==> flow/design.v <==
module maze(clk, reset, start_i, row_i, action_o, coord_o);
    input clk,reset, start_i;
    input [15:0] row_i;
    output reg [1:0] action_o;
    output reg [5:0] coord_o;
    reg [1:0] map [64-1:0];
    reg [1:0] direction [64-1:0];
    (* fsm_encoding = "none" *) reg [1:0] state;
    reg [5:0] cnt;
    reg [5:0] START, END;
    reg [7:0] i;
    always @(posedge clk or posedge reset) begin
        if(reset) begin
            state <= 2'd0;
            action_o <= 2'b00;
        end
        else begin
            case (state)
                2'd0: begin
                   state <= start_i ? 2'd1 : 2'd0;
                   action_o <= start_i ? 2'b01 : 2'b00;
                   cnt <= 1'b0;
                   coord_o <= 6'b0; 
                end
                2'd1: begin
                    if(cnt!=8) begin
                        for(i = 0; i != 8; i = i + 1) begin
                            map[cnt + (i << 3)] <= row_i >> (14 - (i << 1)); 
                        end
                    end
                    else begin
                        START <= ((row_i[15:12]) << 3) + (row_i[11:8]);
                        END <= ((row_i[7:4]) << 3) + (row_i[3:0]);
                        state <= 2'd2;
                        action_o <= 2'b10;
                    end
                    cnt <= cnt + 1;
                end
                2'd2: begin
                    for (i = 0; i != 64; i = i + 1) begin
                        if(map[i] == 2'b11) begin
                            if(i < 56) begin
                                if(map[i+8] == 2'b00) begin
                                    map[i+8] <= 2'b11;
                                    direction[i+8] <= 2'b10;
                                end
                                if(map[i+8] == 2'b10) begin
                                    direction[i+8] <= 2'b10;
                                    state <= 2'd3;
                                    action_o <= 2'b11;
                                    coord_o  <= START;
                                end
                            end
                            if(i > 7) begin
                                if(map[i-8] == 2'b00) begin
                                    map[i-8] <= 2'b11;
                                    direction[i-8] <= 2'b11;
                                end
                                if(map[i-8] == 2'b10) begin
                                    direction[i-8] <= 2'b11;
                                    state <= 2'd3;
                                    action_o <= 2'b11;
                                    coord_o  <= START;
                                end
                            end
                            if(i[2:0] != 0) begin
                                if(map[i-1] == 2'b00) begin
                                    map[i-1] <= 2'b11;
                                    direction[i-1] <= 2'b01;
                                end
                                if(map[i-1] == 2'b10) begin
                                    direction[i-1] <= 2'b01;
                                    state <= 2'd3;
                                    action_o <= 2'b11;
                                    coord_o  <= START;
                                end
                            end
                            if(i[2:0] != 7) begin
                                if(map[i+1] == 2'b00) begin
                                    map[i+1] <= 2'b11;
                                    direction[i+1] <= 2'b00;
                                end
                                if(map[i+1] == 2'b10) begin
                                    direction[i+1] <= 2'b00;
                                    state <= 2'd3;
                                    action_o <= 2'b11;
                                    coord_o  <= START;
                                end
                            end
                            map[i] <= 2'b01;
                        end
                    end
                end
                2'd3: begin
                    if(coord_o != END) begin
                        if(direction[coord_o] == 2'b00) begin
                            coord_o <= coord_o - 1;
                        end
                        else if(direction[coord_o] == 2'b01) begin
                            coord_o <= coord_o + 1;
                        end
                        else if(direction[coord_o] == 2'b10) begin
                            coord_o <= coord_o - 8;
                        end
                        else if(direction[coord_o] == 2'b11) begin
                            coord_o <= coord_o + 8;
                        end
                    end
                    else begin
                        action_o <= 2'b00;
                        state <= 2'd0;
                    end
                end
                default: begin
                end
            endcase
        end
    end
endmodule
# --- Tool chain data of maze ---
# Each step is given for the RTL above and for the edited RTL.
# Lines under "orig" count in the file above, lines under "edited" in the edited file.
# "delta": "edited" minus "orig" as printed here.
# Library cell names are shortened.
inputs:
  top: "maze"
  clock: "clk"
  library: "sky130hd"
  lib_corner: "tt_025C_1v80"

# --- Diff ---
# The edit as a unified diff against the file above.
# The edited RTL no longer does the same as the RTL above: the edit was made by script, with no optimisation intended.
# begin of diff
@@ -30,5 +30,5 @@
                     end
                     else begin
-                        START <= ((row_i[15:12]) << 3) + (row_i[11:8]);
+                        START <= ((row_i[15:12]) << 3) - (row_i[11:8]);
                         END <= ((row_i[7:4]) << 3) + (row_i[3:0]);
                         state <= 2'd2;
# end of diff

# --- Word-level counts ---
# Yosys after proc, flatten, opt, wreduce and memory -nomap, before mapping. Print and check cells are not counted. Equal cells are merged and count once.
bits:
  columns: ["element", "orig", "edited", "delta"]
  rows:
  - ["register_bits", 284, 284, 0]
  - ["output_inout_bits", 8, 8, 0]
  - ["wordCells", 3785, 3785, 0]
op_classes:
  columns: ["element", "orig", "edited", "delta"]
  rows:
  - ["addsub", 14, 14, 0]
  - ["eq_ne", 772, 772, 0]
  - ["mux", 2715, 2715, 0]
  - ["n_logic", 2, 2, 0]
  - ["reduce_logical", 148, 148, 0]
ops:
  columns: ["cell", "orig", "edited", "delta"]
  rows:
  - ["6-bit by 4-bit adder with 6-bit output", 2, 1, -1]
  - ["6-bit by 4-bit subtractor with 6-bit output", 0, 1, 1]
  - ["2-bit 2-to-1 mux", 2352, 2352, 0]
  - ["6-bit 2-to-1 mux", 293, 293, 0]
  - ["6-bit == test (second input constant)", 288, 288, 0]
  - ["6-bit by 5-bit == test with 1-bit output (second input constant)", 144, 144, 0]
  - ["2-bit == test (second input constant)", 132, 132, 0]
  - ["6-bit by 4-bit == test with 1-bit output (second input constant)", 72, 72, 0]
  - ["2-bit logical NOT", 66, 66, 0]
  - ["4-bit AND reduction", 65, 65, 0]
  - ["9-bit inequality test (second input constant)", 64, 64, 0]
  - ["2-bit case mux with 2-bit select", 64, 64, 0]
  - ["6-bit by 3-bit == test with 1-bit output (second input constant)", 36, 36, 0]
  - ["6-bit by 2-bit == test with 1-bit output (second input constant)", 18, 18, 0]
  - ["6-bit by 1-bit == test with 1-bit output (second input constant)", 9, 9, 0]
  - ["6-bit logical NOT", 9, 9, 0]
  - ["6-bit adder (second input constant)", 4, 4, 0]
  - ["2-bit inequality test (second input constant)", 4, 4, 0]
  - ["6-bit by 1-bit adder with 6-bit output (second input constant)", 2, 2, 0]
  - ["6-bit by 4-bit adder with 6-bit output (second input constant)", 2, 2, 0]
  - ["6-bit by 5-bit adder with 6-bit output (second input constant)", 2, 2, 0]
  - ["2-bit by 1-bit == test with 1-bit output (second input constant)", 2, 2, 0]
  - ["1-bit NOT", 2, 2, 0]
  - ["2-bit case mux with 4-bit select", 2, 2, 0]
  - ["2-bit AND reduction", 2, 2, 0]
  - ["3-bit AND reduction", 2, 2, 0]
  - ["2-bit nonzero test", 2, 2, 0]
  - ["1-bit 2-to-1 mux", 1, 1, 0]
# Not every row of either side is listed.

# --- Logic depth ---
# Longest topological path by Yosys (ltp), each cell counted once; first at word level (registers and memories cut), then after technology mapping (sequential cells cut; the memories' decode and read muxes count).
logic_depth:
  columns: ["element", "orig", "edited", "delta"]
  rows:
  - ["ltp_word", 290, 290, 0]
  - ["ABC_AREA", "0", "0", null]
  - ["depth_mapped", 14, 14, 0]

# --- Netlist ---
# The flow's flattened synthesis, as Yosys stat reports it; memories are mapped. The netlist is that of the ABC_AREA named above (0 if unset); the other value can give another one.
mapped:
  columns: ["element", "orig", "edited", "delta"]
  rows:
  - ["cells", 3735, 3715, -20]
  - ["synth_area_um2", 27975.6, 27863.0, -112.6]
  - ["sequential_area_um2", 8508.2, 8508.2, 0.0]
  - ["flip_flops", 284, 284, 0]
by_type:
  columns: ["cell_type", "orig", "edited", "delta"]
  rows:
  - ["nor2_1", 625, 764, 139]
  - ["nand2_1", 308, 253, -55]
  - ["o21ai_0", 178, 140, -38]
  - ["mux2i_1", 172, 142, -30]
  - ["a211o_1", 31, 2, -29]
  - ["a21oi_1", 487, 459, -28]
  - ["o41ai_1", 59, 87, 28]
  - ["clkbuf_1", 304, 278, -26]
  - ["nand3_1", 96, 72, -24]
  - ["o22ai_1", 33, 10, -23]
  - ["a221oi_1", 51, 73, 22]
  - ["nor3_2", 8, 30, 22]
  - ["a31oi_1", 55, 37, -18]
  - ["o31ai_1", 23, 6, -17]
  - ["nand4_1", 14, 30, 16]
  - ["o211ai_1", 7, 23, 16]
  - ["a221o_1", 13, 26, 13]
  - ["a211oi_1", 230, 218, -12]
# Not every row of either side is listed.

# --- Worst setup path after synthesis ---
# OpenSTA on the mapped netlist: ideal clock, no wires. The path of least setup slack (recovery checks aside). Input and output delay are each 20% of the period. Register names are those of the netlist, which keeps one name where synthesis merged equal registers.
synth_timing:
  columns: ["element", "orig", "edited", "delta"]
  rows:
  - ["path_kind", "flip-flop to flip-flop", "flip-flop to flip-flop", null]
  - ["start", "register cnt[3]", "register coord_o[0]", null]
  - ["end", "register map[47][0]", "register coord_o[3]", null]
  - ["period_ns", 3.7, 3.7, 0.0]
  - ["setup_time_ns", 0.188, 0.257, 0.069]
  - ["t_arrival_ns", 3.123, 3.078, -0.045]
  - ["required_time_ns", 3.512, 3.443, -0.069]
  - ["slack_ns", 0.389, 0.365, -0.024]
  - ["path_delay_ns", 3.311, 3.335, 0.024]
  - ["path_stages", 14, 14, 0]
  - ["n_path_buf", 5, 3, -2]
  - ["period_less_setup_slack_ns", 3.311, 3.335, 0.024]
# "path_delay_ns" is the arrival time less input delay plus setup time.
# "path_stages" counts driving pins, that of a launching flip-flop among them; a cell with two outputs on the path counts twice.
# "period_less_setup_slack_ns" is the clock period less the worst setup slack; recovery checks do not enter. This is arithmetic on one report: input and output delays are still those of the set period (20% each).
# Between the ends stands the longest chain of elaborated cells between them, by number of cells; it is not shown to be the way that was timed. Of several equally long chains one is given.
# A line is the first line of the expression or statement that the cell stems from. Yosys adds cells for indexed reads and writes and turns some case tables into memories.
# A register here has more assigning lines than the two given.
# Where a signal picks the word or bit written, the line may be left out of the assigning lines.
# orig: Ways into the end's enable are left out, as the timed path ends at the data pin.
synth_between_orig:
  path_cell_list: "edfxtp_1 > buf_2 > inv_1 > ha_1 > clkbuf_1 > buf_2 > buf_2 > nand2_1 > clkbuf_1 > nor2_1 > a21oi_1 > a211oi_1 > a221oi_1 > o41ai_1"
  elab_chain_len: 11
  cells_between: 26
  cone_classes: "7 x add/sub; 9 x eq/ne; 10 x mux"
synth_lines_orig:
  columns: ["element", "line_no", "rtl"]
  rows:
  - ["start, declared", 9, "reg [5:0] cnt;"]
  - ["start, assigned", 22, "cnt <= 1'b0;"]
  - ["start, assigned", 37, "cnt <= cnt + 1;"]
  - ["6-bit by 4-bit adder with 6-bit output", 28, "map[cnt + (i << 3)] <= row_i >> (14 - (i << 1));"]
  - ["6-bit == test", 28, null]
  - ["2-bit 2-to-1 mux x7", 28, null]
  - ["2-bit 2-to-1 mux", 26, "if(cnt!=8) begin"]
  - ["2-bit case mux with 2-bit select", 18, "case (state)"]
  - ["end, assigned", 44, "map[i+8] <= 2'b11;"]
  - ["end, assigned", 56, "map[i-8] <= 2'b11;"]
  - ["end, declared", 6, "reg [1:0] map [64-1:0];"]
# edited: Ways into the end's enable are left out, as the timed path ends at the data pin.
synth_between_edited:
  path_cell_list: "edfxtp_1 > inv_1 > ha_1 > buf_2 > buf_6 > buf_4 > nand3_1 > o21ai_1 > a32oi_1 > nor2_1 > a2111o_1 > o41a_1 > or3_1 > a32o_1"
  elab_chain_len: 26
  cells_between: 94
  cone_classes: "4 x add/sub; 67 x eq/ne; 21 x mux; 2 x reduce/logical"
synth_lines_edited:
  columns: ["element", "line_no", "rtl"]
  rows:
  - ["start, declared", 5, "output reg [5:0] coord_o;"]
  - ["start, assigned", 97, "coord_o <= coord_o - 1;"]
  - ["start, assigned", 100, "coord_o <= coord_o + 1;"]
  - ["6-bit == test", 96, "if(direction[coord_o] == 2'b00) begin"]
  - ["2-bit case mux with 64-bit select", 96, null]
  - ["2-bit 2-to-1 mux", 95, "if(coord_o != END) begin"]
  - ["2-bit 2-to-1 mux", 18, "case (state)"]
  - ["2-bit logical NOT", 96, null]
  - ["2-bit 2-to-1 mux", 96, null]
  - ["2-bit 2-to-1 mux", 95, null]
  - ["(+12 left out)", null, null]
  - ["2-bit == test", 105, "else if(direction[coord_o] == 2'b11) begin"]
  - ["6-bit 2-to-1 mux", 105, null]
  - ["6-bit 2-to-1 mux", 102, "else if(direction[coord_o] == 2'b10) begin"]
  - ["6-bit 2-to-1 mux", 99, "else if(direction[coord_o] == 2'b01) begin"]
  - ["6-bit 2-to-1 mux", 96, null]
  - ["6-bit 2-to-1 mux", 95, null]
  - ["6-bit case mux with 3-bit select", 18, null]
  - ["end, assigned", 97, null]
  - ["end, assigned", 100, null]
  - ["end, declared", 5, null]

# --- Path in the finished layout ---
# Path of least setup slack in the final report of each run of pair A (OpenROAD, finished layout, wires in). Where an end is a register, its clock arrival counts in the times.
layout_timing:
  columns: ["element", "orig", "edited", "delta"]
  rows:
  - ["path_kind", "flip-flop to flip-flop", "flip-flop to flip-flop", null]
  - ["start", "register coord_o[4]", "register map[49][0]", null]
  - ["end", "register coord_o[5]", "register coord_o[4]", null]
  - ["period_ns", 3.63, 3.63, 0.00]
  - ["setup_time_ns", 0.13, 0.25, 0.12]
  - ["t_arrival_ns", 3.82, 3.91, 0.09]
  - ["required_time_ns", 4.06, 3.94, -0.12]
  - ["slack_ns", 0.23, 0.03, -0.20]
  - ["path_stages", 12, 10, -2]
  - ["n_path_buf", 2, 0, -2]
# Between the ends stands the longest chain of elaborated cells between them, by number of cells; it is not shown to be the way that was timed. Of several equally long chains one is given.
# A register here has more assigning lines than the two given.
# Where a signal picks the word or bit written, the line may be left out of the assigning lines.
# orig: Ways into the end's enable are left out, as the timed path ends at the data pin.
layout_between_orig:
  path_cell_list: "edfxtp_1 > buf_4 > nand2b_1 > o22ai_1 > o21ai_0 > nand4_1 > or3_1 > a41o_1 > buf_4 > mux2i_1 > a2111oi_0 > nand3b_1"
  elab_chain_len: 26
  cells_between: 94
  cone_classes: "4 x add/sub; 67 x eq/ne; 21 x mux; 2 x reduce/logical"
layout_lines_orig:
  columns: ["element", "line_no", "rtl"]
  rows:
  - ["start, declared", 5, "output reg [5:0] coord_o;"]
  - ["start, assigned", 97, "coord_o <= coord_o - 1;"]
  - ["start, assigned", 100, "coord_o <= coord_o + 1;"]
  - ["6-bit == test", 96, "if(direction[coord_o] == 2'b00) begin"]
  - ["2-bit case mux with 64-bit select", 96, null]
  - ["2-bit 2-to-1 mux", 95, "if(coord_o != END) begin"]
  - ["2-bit 2-to-1 mux", 18, "case (state)"]
  - ["2-bit logical NOT", 96, null]
  - ["2-bit 2-to-1 mux", 96, null]
  - ["2-bit 2-to-1 mux", 95, null]
  - ["(+12 left out)", null, null]
  - ["2-bit == test", 105, "else if(direction[coord_o] == 2'b11) begin"]
  - ["6-bit 2-to-1 mux", 105, null]
  - ["6-bit 2-to-1 mux", 102, "else if(direction[coord_o] == 2'b10) begin"]
  - ["6-bit 2-to-1 mux", 99, "else if(direction[coord_o] == 2'b01) begin"]
  - ["6-bit 2-to-1 mux", 96, null]
  - ["6-bit 2-to-1 mux", 95, null]
  - ["6-bit case mux with 3-bit select", 18, null]
  - ["end, assigned", 97, null]
  - ["end, assigned", 100, null]
  - ["end, declared", 5, null]
layout_between_edited:
  path_cell_list: "edfxtp_1 > nand2b_1 > a41oi_1 > nor4_1 > nand4_1 > nand4b_1 > or4_4 > mux2_1 > a32oi_1 > o21ai_1"
  elab_chain_len: 104
  cells_between: 105
  cone_classes: "2 x eq/ne; 103 x mux"
layout_lines_edited:
  columns: ["element", "line_no", "rtl"]
  rows:
  - ["start, declared", 6, "reg [1:0] map [64-1:0];"]
  - ["start, assigned", 44, "map[i+8] <= 2'b11;"]
  - ["start, assigned", 56, "map[i-8] <= 2'b11;"]
  - ["2-bit == test", 47, "if(map[i+8] == 2'b10) begin"]
  - ["6-bit 2-to-1 mux", 47, null]
  - ["6-bit 2-to-1 mux", 59, "if(map[i-8] == 2'b10) begin"]
  - ["6-bit 2-to-1 mux", 71, "if(map[i-1] == 2'b10) begin"]
  - ["6-bit 2-to-1 mux", 83, "if(map[i+1] == 2'b10) begin"]
  - ["6-bit 2-to-1 mux", 41, "if(map[i] == 2'b11) begin"]
  - ["6-bit 2-to-1 mux", 47, null]
  - ["(+90 left out)", null, null]
  - ["6-bit 2-to-1 mux", 71, null]
  - ["6-bit 2-to-1 mux", 83, null]
  - ["6-bit 2-to-1 mux", 41, null]
  - ["6-bit 2-to-1 mux", 59, null]
  - ["6-bit 2-to-1 mux", 71, null]
  - ["6-bit 2-to-1 mux", 41, null]
  - ["6-bit case mux with 3-bit select", 18, "case (state)"]
  - ["end, assigned", 97, "coord_o <= coord_o - 1;"]
  - ["end, assigned", 100, "coord_o <= coord_o + 1;"]
  - ["end, declared", 5, "output reg [5:0] coord_o;"]

# --- Layout results ---
# Both versions went through the flow (Yosys, OpenROAD) with the same settings in each pair. Constraints: input delay and output delay 20% of the set period each, output load 0.01 pF.
settings_pair_A:
  period_ns: 3.63
  CAP_MARGIN: 20
  CORE_MARGIN: 2
  CORE_UTILIZATION: 40
  SLEW_MARGIN: 20
measured_pair_A:
  columns: ["element", "orig", "edited", "delta"]
  rows:
  - ["yosys_chip_area_um2", 27975.6, 27863.0, -112.6]
  - ["design_die_area_um2", 72070.8, 71783.8, -287.0]
  - ["layout_utilization_pct", 45.5, 46.2, 0.7]
  - ["timing.setup.ws_ns", 0.233, 0.030, -0.203]
  - ["worst_hold_slack_ns", 0.515, 0.513, -0.002]
  - ["achieved_clock_period_ns", 3.397, 3.600, 0.203]
settings_pair_B:
  ABC_AREA: 1
  CORE_UTILIZATION: 39
  GPL_TIMING_DRIVEN: 0
  PLACE_DENSITY: 0.66
  SETUP_SLACK_MARGIN: 0.38
  period_ns: 4.97
  CAP_MARGIN: 20
  CORE_MARGIN: 2
  SLEW_MARGIN: 20
measured_pair_B:
  columns: ["element", "orig", "edited", "delta"]
  rows:
  - ["yosys_chip_area_um2", 27964.3, 28487.3, 523.0]
  - ["design_die_area_um2", 73861.7, 75221.3, 1359.6]
  - ["layout_utilization_pct", 43.1, 42.7, -0.4]
  - ["timing.setup.ws_ns", 0.181, 0.193, 0.012]
  - ["worst_hold_slack_ns", 0.566, 0.566, 0.000]
  - ["achieved_clock_period_ns", 4.789, 4.777, -0.012]
# "achieved_clock_period_ns" means the clock period less the worst setup slack. The figure is calculated, with input and output delays left at 20% of the set period.
